==> flow/design.v <==
`timescale 1ns/1ps
module master_ahb(
  input  logic        clk_master,
  input  logic        rst_master,
  input  logic        HREADY,          
  input  logic [31:0] HRDATA,          
  input  logic [31:0] data_top,
  input  logic        write_top,       
  input  logic [3:0]  beat_length,     
  input  logic        enb,             
  input  logic [31:0] addr_top,
  input  logic        wrap_enb,        
  output logic [31:0] HADDR,
  output logic        HWRITE,
  output logic [2:0]  HSIZE,
  output logic [31:0] HWDATA,
  output logic [2:0]  HBURST,
  output logic [1:0]  HTRANS,
  output logic fifo_empty,
  output logic fifo_full
);
  typedef enum logic [2:0] {
    S_IDLE                = 3'b000,
    S_WRITE_ADDR          = 3'b001,
    S_WRITE_DATA          = 3'b010
  } state_t;
  state_t present_state, next_state;
  logic [31:0] addr_internal;
  logic [3:0]  count;         
  logic [3:0]  wr_ptr;
  logic [3:0]  rd_ptr;
  localparam int MEM_DEPTH = 16;
  logic [31:0] mem [0:MEM_DEPTH-1];
  logic next_HWRITE;
  logic [2:0] next_HSIZE;                
  logic [31:0] next_HWDATA;
  logic [2:0] next_HBURST;
  logic [1:0] next_HTRANS;
  logic [4:0] fifo_count;  
  logic push, pop;
  assign push = write_top && (fifo_count < MEM_DEPTH);
  assign pop  = (present_state == S_WRITE_DATA) && HREADY &&
                (HBURST == 3'b011 || HBURST == 3'b000) && (fifo_count > 0);
  assign fifo_empty = (fifo_count == 0);
  assign fifo_full  = (fifo_count >= MEM_DEPTH-1);  
  always_ff @(posedge clk_master or posedge rst_master) begin
    if (rst_master) begin
      wr_ptr        <= 4'd0;
      rd_ptr        <= 4'd0;
      addr_internal <= 32'h0;
      count         <= 4'd0;
      present_state <= S_IDLE;
      HWRITE        <= 1'b0;
      HSIZE         <= 3'b010;
      HWDATA        <= 32'h0;
      HBURST        <= 3'b000;
      HTRANS        <= 2'b00;
      fifo_count    <= 5'd0;
      for (int i = 0; i < MEM_DEPTH; i = i + 1) mem[i] <= 32'h0;
    end else begin
      if (push) begin
        mem[wr_ptr] <= data_top;
        wr_ptr <= wr_ptr + 1'b1;
      end
      if (pop) begin
        rd_ptr <= rd_ptr + 1'b1;
      end
      if (push && !pop)
        fifo_count <= fifo_count + 1'b1;
      else if (pop && !push)
        fifo_count <= fifo_count - 1'b1;
      present_state <= next_state;
      HWRITE <= next_HWRITE;
      HSIZE  <= next_HSIZE;
      HWDATA <= next_HWDATA;
      HBURST <= next_HBURST;
      HTRANS <= next_HTRANS;
      if (present_state == S_IDLE && next_state == S_WRITE_ADDR) begin
        addr_internal <= addr_top;
        count <= 4'd0;
      end
      if (present_state == S_WRITE_DATA && HREADY) begin
        if (HBURST == 3'b011) begin  
          count <= count + 1'b1;
          if (!wrap_enb) begin
            addr_internal <= addr_internal + 32'h4;
          end else begin
            if (addr_internal[3:0] == 4'hC)  
              addr_internal <= addr_internal - 32'hC;  
            else
              addr_internal <= addr_internal + 32'h4;
          end
        end else if (HBURST == 3'b000) begin  
          count <= 4'd0;  
        end
      end
    end
  end
  always_comb begin
    next_state    = present_state;
    next_HWRITE   = 1'b0;
    next_HSIZE    = 3'b010;
    next_HWDATA   = 32'h0;                 
    next_HBURST   = 3'b000;
    next_HTRANS   = 2'b00;
    case (present_state)
      S_IDLE: begin
        if (enb && HREADY && (fifo_count > 0)) begin
          if (beat_length == 1 && !wrap_enb) begin
            next_HWRITE = 1'b1;
            next_HBURST = 3'b000;  
            next_state = S_WRITE_ADDR;
          end else if (beat_length == 4) begin
            next_HWRITE = 1'b1;
            next_HBURST = 3'b011;  
            next_state = S_WRITE_ADDR;
          end
        end
      end
      S_WRITE_ADDR: begin
        next_HWRITE = 1'b1;
        next_HSIZE  = 3'b010;   
        next_HBURST = HBURST;   
        next_HTRANS = 2'b10;    
        next_state = S_WRITE_DATA;
      end
      S_WRITE_DATA: begin
        next_HWRITE = 1'b1;
        next_HSIZE  = 3'b010;
        next_HBURST = HBURST;   
        if (HBURST == 3'b000) begin
          if (fifo_count > 0)
            next_HWDATA = mem[rd_ptr];   
          else
            next_HWDATA = data_top;
          next_HTRANS = 2'b10;
          if (HREADY) next_state = S_IDLE;
        end
        else if (HBURST == 3'b011) begin
          if (fifo_count > 0) begin
            next_HWDATA = mem[rd_ptr];
          end else begin
            next_HWDATA = 32'h0;  
          end
          next_HTRANS = 2'b11;  
          if ((count == 4'd3) && HREADY) next_state = S_IDLE;
        end
      end
      default: next_state = S_IDLE;
    endcase
  end
  assign HADDR = addr_internal;
endmodule
Wiki page: master_ahb / tool data

## Tool chain data of master_ahb

Tool output for the design above before and after an edit, in the order of the flow.
"original" refers to lines of the RTL above, "edited" to lines of the edited file.
"change": "edited" minus "original" as printed here.
Operators: Yosys type, input widths -> output width; for muxes data width and select width s.
A cell with n/a has no value.

| design | value |
|---|---|
| top | master_ahb |
| clock | clk_master |
| cell library | sky130hd |
| library corner | tt_025C_1v80 |

## Diff

The edit as a unified diff against the file above.
The edit is scripted: it alters the design's behaviour and was not made to optimise anything.

```diff
@@ -53,5 +53,4 @@
       HWRITE        <= 1'b0;
       HSIZE         <= 3'b010;
-      HWDATA        <= 32'h0;
       HBURST        <= 3'b000;
       HTRANS        <= 2'b00;
@@ -73,5 +72,4 @@
       HWRITE <= next_HWRITE;
       HSIZE  <= next_HSIZE;
-      HWDATA <= next_HWDATA;
       HBURST <= next_HBURST;
       HTRANS <= next_HTRANS;
@@ -97,4 +95,5 @@
     end
   end
+  always_comb HWDATA = next_HWDATA;
   always_comb begin
     next_state    = present_state;
```

## Elaborated design

Source: Yosys, flattened and elaborated. Widths are those after wreduce. Registers that Yosys merges into a memory's read port (data or address) are not register bits. Print and check cells do not count. Equal cells are merged and count once.

Operators by class:

| item | original | edited | change |
|---|---|---|---|
| add/sub/neg operators | 7 | 7 | 0 |
| magnitude comparators | 3 | 3 | 0 |
| eq/ne operators | 38 | 38 | 0 |
| mux-type cells | 36 | 36 | 0 |
| reductions and logical operators | 38 | 38 | 0 |

Operators by type and width:

| operator | original | edited | change |
|---|---|---|---|
| $eq 4x4->1 const B | 17 | 17 | 0 |
| $reduce_and 2->1 | 16 | 16 | 0 |
| $logic_and 1x1->1 | 11 | 11 | 0 |
| $mux 32 | 10 | 10 | 0 |
| $eq 4x3->1 const B | 9 | 9 | 0 |
| $mux 3 | 7 | 7 | 0 |
| $eq 4x2->1 const B | 5 | 5 | 0 |
| $mux 2 | 5 | 5 | 0 |
| $mux 4 | 4 | 4 | 0 |
| $add 4x1->4 const B | 3 | 3 | 0 |
| $eq 4x1->1 const B | 3 | 3 | 0 |
| $logic_not 1->1 | 3 | 3 | 0 |
| $mux 1 | 3 | 3 | 0 |
| $eq 3x1->1 const B | 2 | 2 | 0 |
| $eq 3x2->1 const B | 2 | 2 | 0 |
| $logic_not 3->1 | 2 | 2 | 0 |
| $logic_not 4->1 | 2 | 2 | 0 |
| $mux 5 | 2 | 2 | 0 |
| $add 32x3->32 const B | 1 | 1 | 0 |
| $add 5x1->5 const B | 1 | 1 | 0 |
| $ge 5x4->1 const B | 1 | 1 | 0 |
| $gt 5x1->1 const B | 1 | 1 | 0 |
| $logic_not 5->1 | 1 | 1 | 0 |
| $logic_or 1x1->1 | 1 | 1 | 0 |
| $lt 5x5->1 const B | 1 | 1 | 0 |
| $pmux 1 s2 | 1 | 1 | 0 |
| $pmux 2 s2 | 1 | 1 | 0 |
| $pmux 3 s2 | 1 | 1 | 0 |

Not every row of either side is listed.

Word-level totals:

| item | original | edited | change |
|---|---|---|---|
| register bits | 602 | 570 | -32 |
| bits of input ports | 106 | 106 | 0 |
| cells after elaboration | 148 | 147 | -1 |

## Logic depth

Longest topological path by Yosys (ltp), each cell counted once; first at word level (registers and memories cut), then after technology mapping (sequential cells cut; the memories' decode and read muxes count).

Depth:

| item | original | edited | change |
|---|---|---|---|
| word-level depth | 12 | 12 | 0 |
| ABC_AREA | 0 | 0 | n/a |
| mapped depth | 14 | 14 | 0 |
| gate-level depth less buffers | 12 | 12 | 0 |

## After synthesis

Source: synth_stat.txt of the flow (Yosys; design flattened, memories mapped). It holds for the ABC_AREA given above (unset counts as 0); a run with the other value may have another netlist.

Mapped netlist:

| item | original | edited | change |
|---|---|---|---|
| cells in the netlist | 2178 | 2146 | -32 |
| synthesis area (um2) | 27338.7 | 26545.5 | -793.2 |
| area of sequential cells (um2) | 15015.7 | 14214.9 | -800.8 |
| flip-flops | 600 | 568 | -32 |
| buffers | 194 | 194 | 0 |

Cells by type:

| cell | original | edited | change |
|---|---|---|---|
| sky130_fd_sc_hd__dfrtp_1 | 599 | 567 | -32 |
| sky130_fd_sc_hd__buf_1 | 61 | 60 | -1 |
| sky130_fd_sc_hd__nor2_1 | 51 | 52 | +1 |
| sky130_fd_sc_hd__o22ai_1 | 9 | 8 | -1 |
| sky130_fd_sc_hd__buf_4 | 6 | 7 | +1 |
| sky130_fd_sc_hd__nor2_2 | 1 | 0 | -1 |
| sky130_fd_sc_hd__o22ai_2 | 0 | 1 | +1 |
| sky130_fd_sc_hd__mux2_2 | 531 | 531 | 0 |
| sky130_fd_sc_hd__nand2_1 | 133 | 133 | 0 |
| sky130_fd_sc_hd__clkbuf_1 | 100 | 100 | 0 |
| sky130_fd_sc_hd__a22oi_1 | 99 | 99 | 0 |
| sky130_fd_sc_hd__a21oi_1 | 65 | 65 | 0 |
| sky130_fd_sc_hd__o21ai_0 | 58 | 58 | 0 |
| sky130_fd_sc_hd__a22o_1 | 44 | 44 | 0 |
| sky130_fd_sc_hd__nand3_1 | 33 | 33 | 0 |
| sky130_fd_sc_hd__and3_1 | 27 | 27 | 0 |
| sky130_fd_sc_hd__buf_2 | 24 | 24 | 0 |
| sky130_fd_sc_hd__nand4_1 | 24 | 24 | 0 |

Not every row of either side is listed.

## Worst setup path after synthesis

OpenSTA on the mapped netlist: ideal clock, no wires. The path of least setup slack (recovery checks aside). Input and output delay are each 20% of the period. Register names are those of the netlist, which keeps one name where synthesis merged equal registers.

Timing path after synthesis:

| item | original | edited | change |
|---|---|---|---|
| kind | reg2reg | reg2out | n/a |
| from | register fifo_count[3] | register rd_ptr[0] | n/a |
| to | register fifo_count[4] | output HWDATA[16] | n/a |
| clock period (ns) | 5.0 | 5.0 | 0.0 |
| output delay (ns) | n/a | 1.000 | n/a |
| setup time (ns) | 0.125 | n/a | n/a |
| arrival time (ns) | 2.904 | 2.251 | -0.653 |
| data required time (ns) | 4.875 | 4.000 | -0.875 |
| setup slack (ns) | 1.971 | 1.749 | -0.222 |
| delay of the path (ns) | 3.029 | 2.251 | -0.778 |
| stages on the path | 15 | 11 | -4 |
| synthesis period reached (ns) | 3.029 | 3.251 | +0.222 |

"delay of the path" is the arrival time less input delay plus setup time.
At an output port there is no setup time.
"stages on the path": output pins that drive a net of the path, with the launching flip-flop's if there is one; two outputs of one cell count as two.
"synthesis period reached" is the clock period less the worst setup slack; recovery checks do not enter. This is arithmetic on one report: input and output delays are still those of the set period (20% each).
Between the ends stands the longest chain of elaborated cells between them, by number of cells; it is not shown to be the way that was timed. Of several equally long chains one is given.
Each line given opens the expression or statement behind the cell; cells for indexed reads and writes are added by Yosys, which also makes memories of some case tables.
At most two assigning lines are given for a register; there are more.

| on the way, after synthesis, original | value |
|---|---|
| cells stage by stage | sky130_fd_sc_hd__dfrtp_1 sky130_fd_sc_hd__or4_1 sky130_fd_sc_hd__or2_1 sky130_fd_sc_hd__buf_2 sky130_fd_sc_hd__and3_1 sky130_fd_sc_hd__clkbuf_1 sky130_fd_sc_hd__inv_1 sky130_fd_sc_hd__ha_1 sky130_fd_sc_hd__inv_1 sky130_fd_sc_hd__fa_1 sky130_fd_sc_hd__a21o_1 sky130_fd_sc_hd__a21oi_1 sky130_fd_sc_hd__xnor2_1 sky130_fd_sc_hd__nor2_1 sky130_fd_sc_hd__xor2_1 |
| cells in the longest elaborated chain | 6 |
| elaborated cells on any way between the ends | 13 |
| classes of those cells | 2 x add/sub; 2 x compare; 2 x mux; 7 x reduce/logical |

Ends and longest elaborated chain, after synthesis, original:

| item | line | source |
|---|---|---|
| start: declaration | 39 | `logic [4:0] fifo_count;` |
| start: assignment | 69 | `fifo_count <= fifo_count + 1'b1;` |
| start: assignment | 71 | `fifo_count <= fifo_count - 1'b1;` |
| $lt 5x5->1 | 41 | `assign push = write_top && (fifo_count < MEM_DEPTH);` |
| $logic_and 1x1->1 | 41 |  |
| $logic_not 1->1 | 70 | `else if (pop && !push)` |
| $logic_and 1x1->1 | 70 |  |
| $mux 5 | 70 |  |
| $mux 5 | 68 | `if (push && !pop)` |
| end: assignment | 69 |  |
| end: assignment | 71 |  |
| end: declaration | 39 |  |

| on the way, after synthesis, edited | value |
|---|---|
| cells stage by stage | sky130_fd_sc_hd__dfrtp_1 sky130_fd_sc_hd__inv_1 sky130_fd_sc_hd__ha_1 sky130_fd_sc_hd__clkbuf_1 sky130_fd_sc_hd__nor2b_1 sky130_fd_sc_hd__and2_1 sky130_fd_sc_hd__clkbuf_1 sky130_fd_sc_hd__a22oi_1 sky130_fd_sc_hd__nand3_1 sky130_fd_sc_hd__o221ai_1 sky130_fd_sc_hd__a21boi_0 |
| cells in the longest elaborated chain | 6 |
| elaborated cells on any way between the ends | 22 |
| classes of those cells | 15 x eq/ne; 6 x mux; 1 x reduce/logical |

Ends and longest elaborated chain, after synthesis, edited:

| item | line | source |
|---|---|---|
| start: declaration | 31 | `logic [3:0]  rd_ptr;` |
| start: assignment | 49 | `rd_ptr        <= 4'd0;` |
| start: assignment | 65 | `rd_ptr <= rd_ptr + 1'b1;` |
| $eq 4x4->1 | 140 | `next_HWDATA = mem[rd_ptr];` |
| $pmux 32 s16 | 140 |  |
| $mux 32 | 139 | `if (fifo_count > 0) begin` |
| $mux 32 | 138 | `else if (HBURST == 3'b011) begin` |
| $mux 32 | 130 | `if (HBURST == 3'b000) begin` |
| $mux 32 | 105 | `case (present_state)` |
| end: declaration | 16 | `output logic [31:0] HWDATA,` |

## Path in the finished layout

From the final timing report of the runs of set A: the path of least setup slack in the routed layout; clock arrival at registers is part of the times.

Timing path post-layout:

| item | original | edited | change |
|---|---|---|---|
| kind | reg2out | reg2out | n/a |
| from | register fifo_count[0] | register rd_ptr[0] | n/a |
| to | output fifo_empty | output HWDATA[17] | n/a |
| clock period (ns) | 3.84 | 3.84 | 0.00 |
| output delay (ns) | 0.77 | 0.77 | 0.00 |
| arrival time (ns) | 2.72 | 3.08 | +0.36 |
| data required time (ns) | 3.07 | 3.07 | 0.00 |
| setup slack (ns) | 0.35 | -0.01 | -0.36 |
| stages on the path | 6 | 10 | +4 |

Between the ends stands the longest chain of elaborated cells between them, by number of cells; it is not shown to be the way that was timed. Of several equally long chains one is given.
At most two assigning lines are given for a register; there are more.

| on the way, post-layout, original | value |
|---|---|
| cells stage by stage | sky130_fd_sc_hd__dfrtp_1 sky130_fd_sc_hd__or4_1 sky130_fd_sc_hd__or2_1 sky130_fd_sc_hd__buf_4 sky130_fd_sc_hd__clkinv_2 sky130_fd_sc_hd__clkdlybuf4s50_1 |
| cells in the longest elaborated chain | 1 |
| elaborated cells on any way between the ends | 1 |
| source lines of those cells | 1 |
| classes of those cells | 1 x reduce/logical |

Ends and longest elaborated chain, post-layout, original:

| item | line | source |
|---|---|---|
| start: declaration | 39 | `logic [4:0] fifo_count;` |
| start: assignment | 69 | `fifo_count <= fifo_count + 1'b1;` |
| start: assignment | 71 | `fifo_count <= fifo_count - 1'b1;` |
| $logic_not 5->1 | 44 | `assign fifo_empty = (fifo_count == 0);` |
| end: declaration | 19 | `output logic fifo_empty,` |

| on the way, post-layout, edited | value |
|---|---|
| cells stage by stage | sky130_fd_sc_hd__dfrtp_2 sky130_fd_sc_hd__buf_4 sky130_fd_sc_hd__ha_4 sky130_fd_sc_hd__and2_2 sky130_fd_sc_hd__buf_6 sky130_fd_sc_hd__a222oi_1 sky130_fd_sc_hd__and3_1 sky130_fd_sc_hd__a21oi_2 sky130_fd_sc_hd__buf_4 sky130_fd_sc_hd__dlygate4sd2_1 |
| cells in the longest elaborated chain | 6 |
| elaborated cells on any way between the ends | 22 |
| classes of those cells | 15 x eq/ne; 6 x mux; 1 x reduce/logical |

Ends and longest elaborated chain, post-layout, edited:

| item | line | source |
|---|---|---|
| start: declaration | 31 | `logic [3:0]  rd_ptr;` |
| start: assignment | 49 | `rd_ptr        <= 4'd0;` |
| start: assignment | 65 | `rd_ptr <= rd_ptr + 1'b1;` |
| $eq 4x4->1 | 140 | `next_HWDATA = mem[rd_ptr];` |
| $pmux 32 s16 | 140 |  |
| $mux 32 | 139 | `if (fifo_count > 0) begin` |
| $mux 32 | 138 | `else if (HBURST == 3'b011) begin` |
| $mux 32 | 130 | `if (HBURST == 3'b000) begin` |
| $mux 32 | 105 | `case (present_state)` |
| end: declaration | 16 | `output logic [31:0] HWDATA,` |

## Layout results

Runs of the flow (Yosys, OpenROAD) on both versions; the two runs of a pair have the same settings. The constraints put input and output delay at 20% of the set period each and load the outputs with 0.01 pF.

| flow settings, set A | value |
|---|---|
| PLACE_DENSITY | 0.6 |
| period_ns | 3.84 |
| CAP_MARGIN | 20 |
| CORE_MARGIN | 2 |
| CORE_UTILIZATION | 40 |
| SLEW_MARGIN | 20 |

Final reports, set A:

| item | original | edited | change |
|---|---|---|---|
| cell area after synthesis (um2) | 27338.7 | 26545.5 | -793.2 |
| area of the die (um2) | 70453.1 | 68439.8 | -2013.3 |
| standard-cell area after routing (um2) | 32386.1 | 32477.4 | +91.3 |
| final design utilization | 0.481 | 0.494 | +0.013 |
| worst setup slack after layout (ns) | 0.350 | -0.005 | -0.355 |
| sum of negative setup slack (ns) | 0.000 | -0.005 | -0.005 |
| worst hold slack in the final report (ns) | 0.498 | 0.498 | 0.000 |
| power (µW) | 21199 | 20576 | -623 |
| reached clock period (ns) | 3.490 | 3.845 | +0.355 |

| flow settings, set B | value |
|---|---|
| CAP_MARGIN | 30 |
| CORE_UTILIZATION | 59 |
| CTS_CLUSTER_DIAMETER | 160 |
| CTS_CLUSTER_SIZE | 24 |
| GPL_ROUTABILITY_DRIVEN | 0 |
| MAX_ROUTING_LAYER | met4 |
| MIN_ROUTING_LAYER | met1 |
| SETUP_SLACK_MARGIN | -0.01 |
| TNS_END_PERCENT | 40 |
| period_ns | 3.31 |
| CORE_MARGIN | 2 |
| SLEW_MARGIN | 20 |

Final reports, set B:

| item | original | edited | change |
|---|---|---|---|
| cell area after synthesis (um2) | 27338.7 | 26545.5 | -793.2 |
| area of the die (um2) | 48074.9 | 46705.7 | -1369.2 |
| standard-cell area after routing (um2) | 30837.1 | 32012.0 | +1174.9 |
| final design utilization | 0.677 | 0.722 | +0.045 |
| worst setup slack after layout (ns) | 0.254 | -0.223 | -0.477 |
| sum of negative setup slack (ns) | 0.000 | -3.683 | -3.683 |
| power (µW) | 20913 | 20744 | -169 |
| reached clock period (ns) | 3.056 | 3.533 | +0.477 |

By "reached clock period" is meant the clock period of the run minus its worst setup slack. This is arithmetic on one report: input and output delays are still those of the set period (20% each).
By "power" is meant OpenSTA's value without simulated activity: inputs other than the clock are taken to toggle once in ten clock periods, and the tool carries that through the logic.
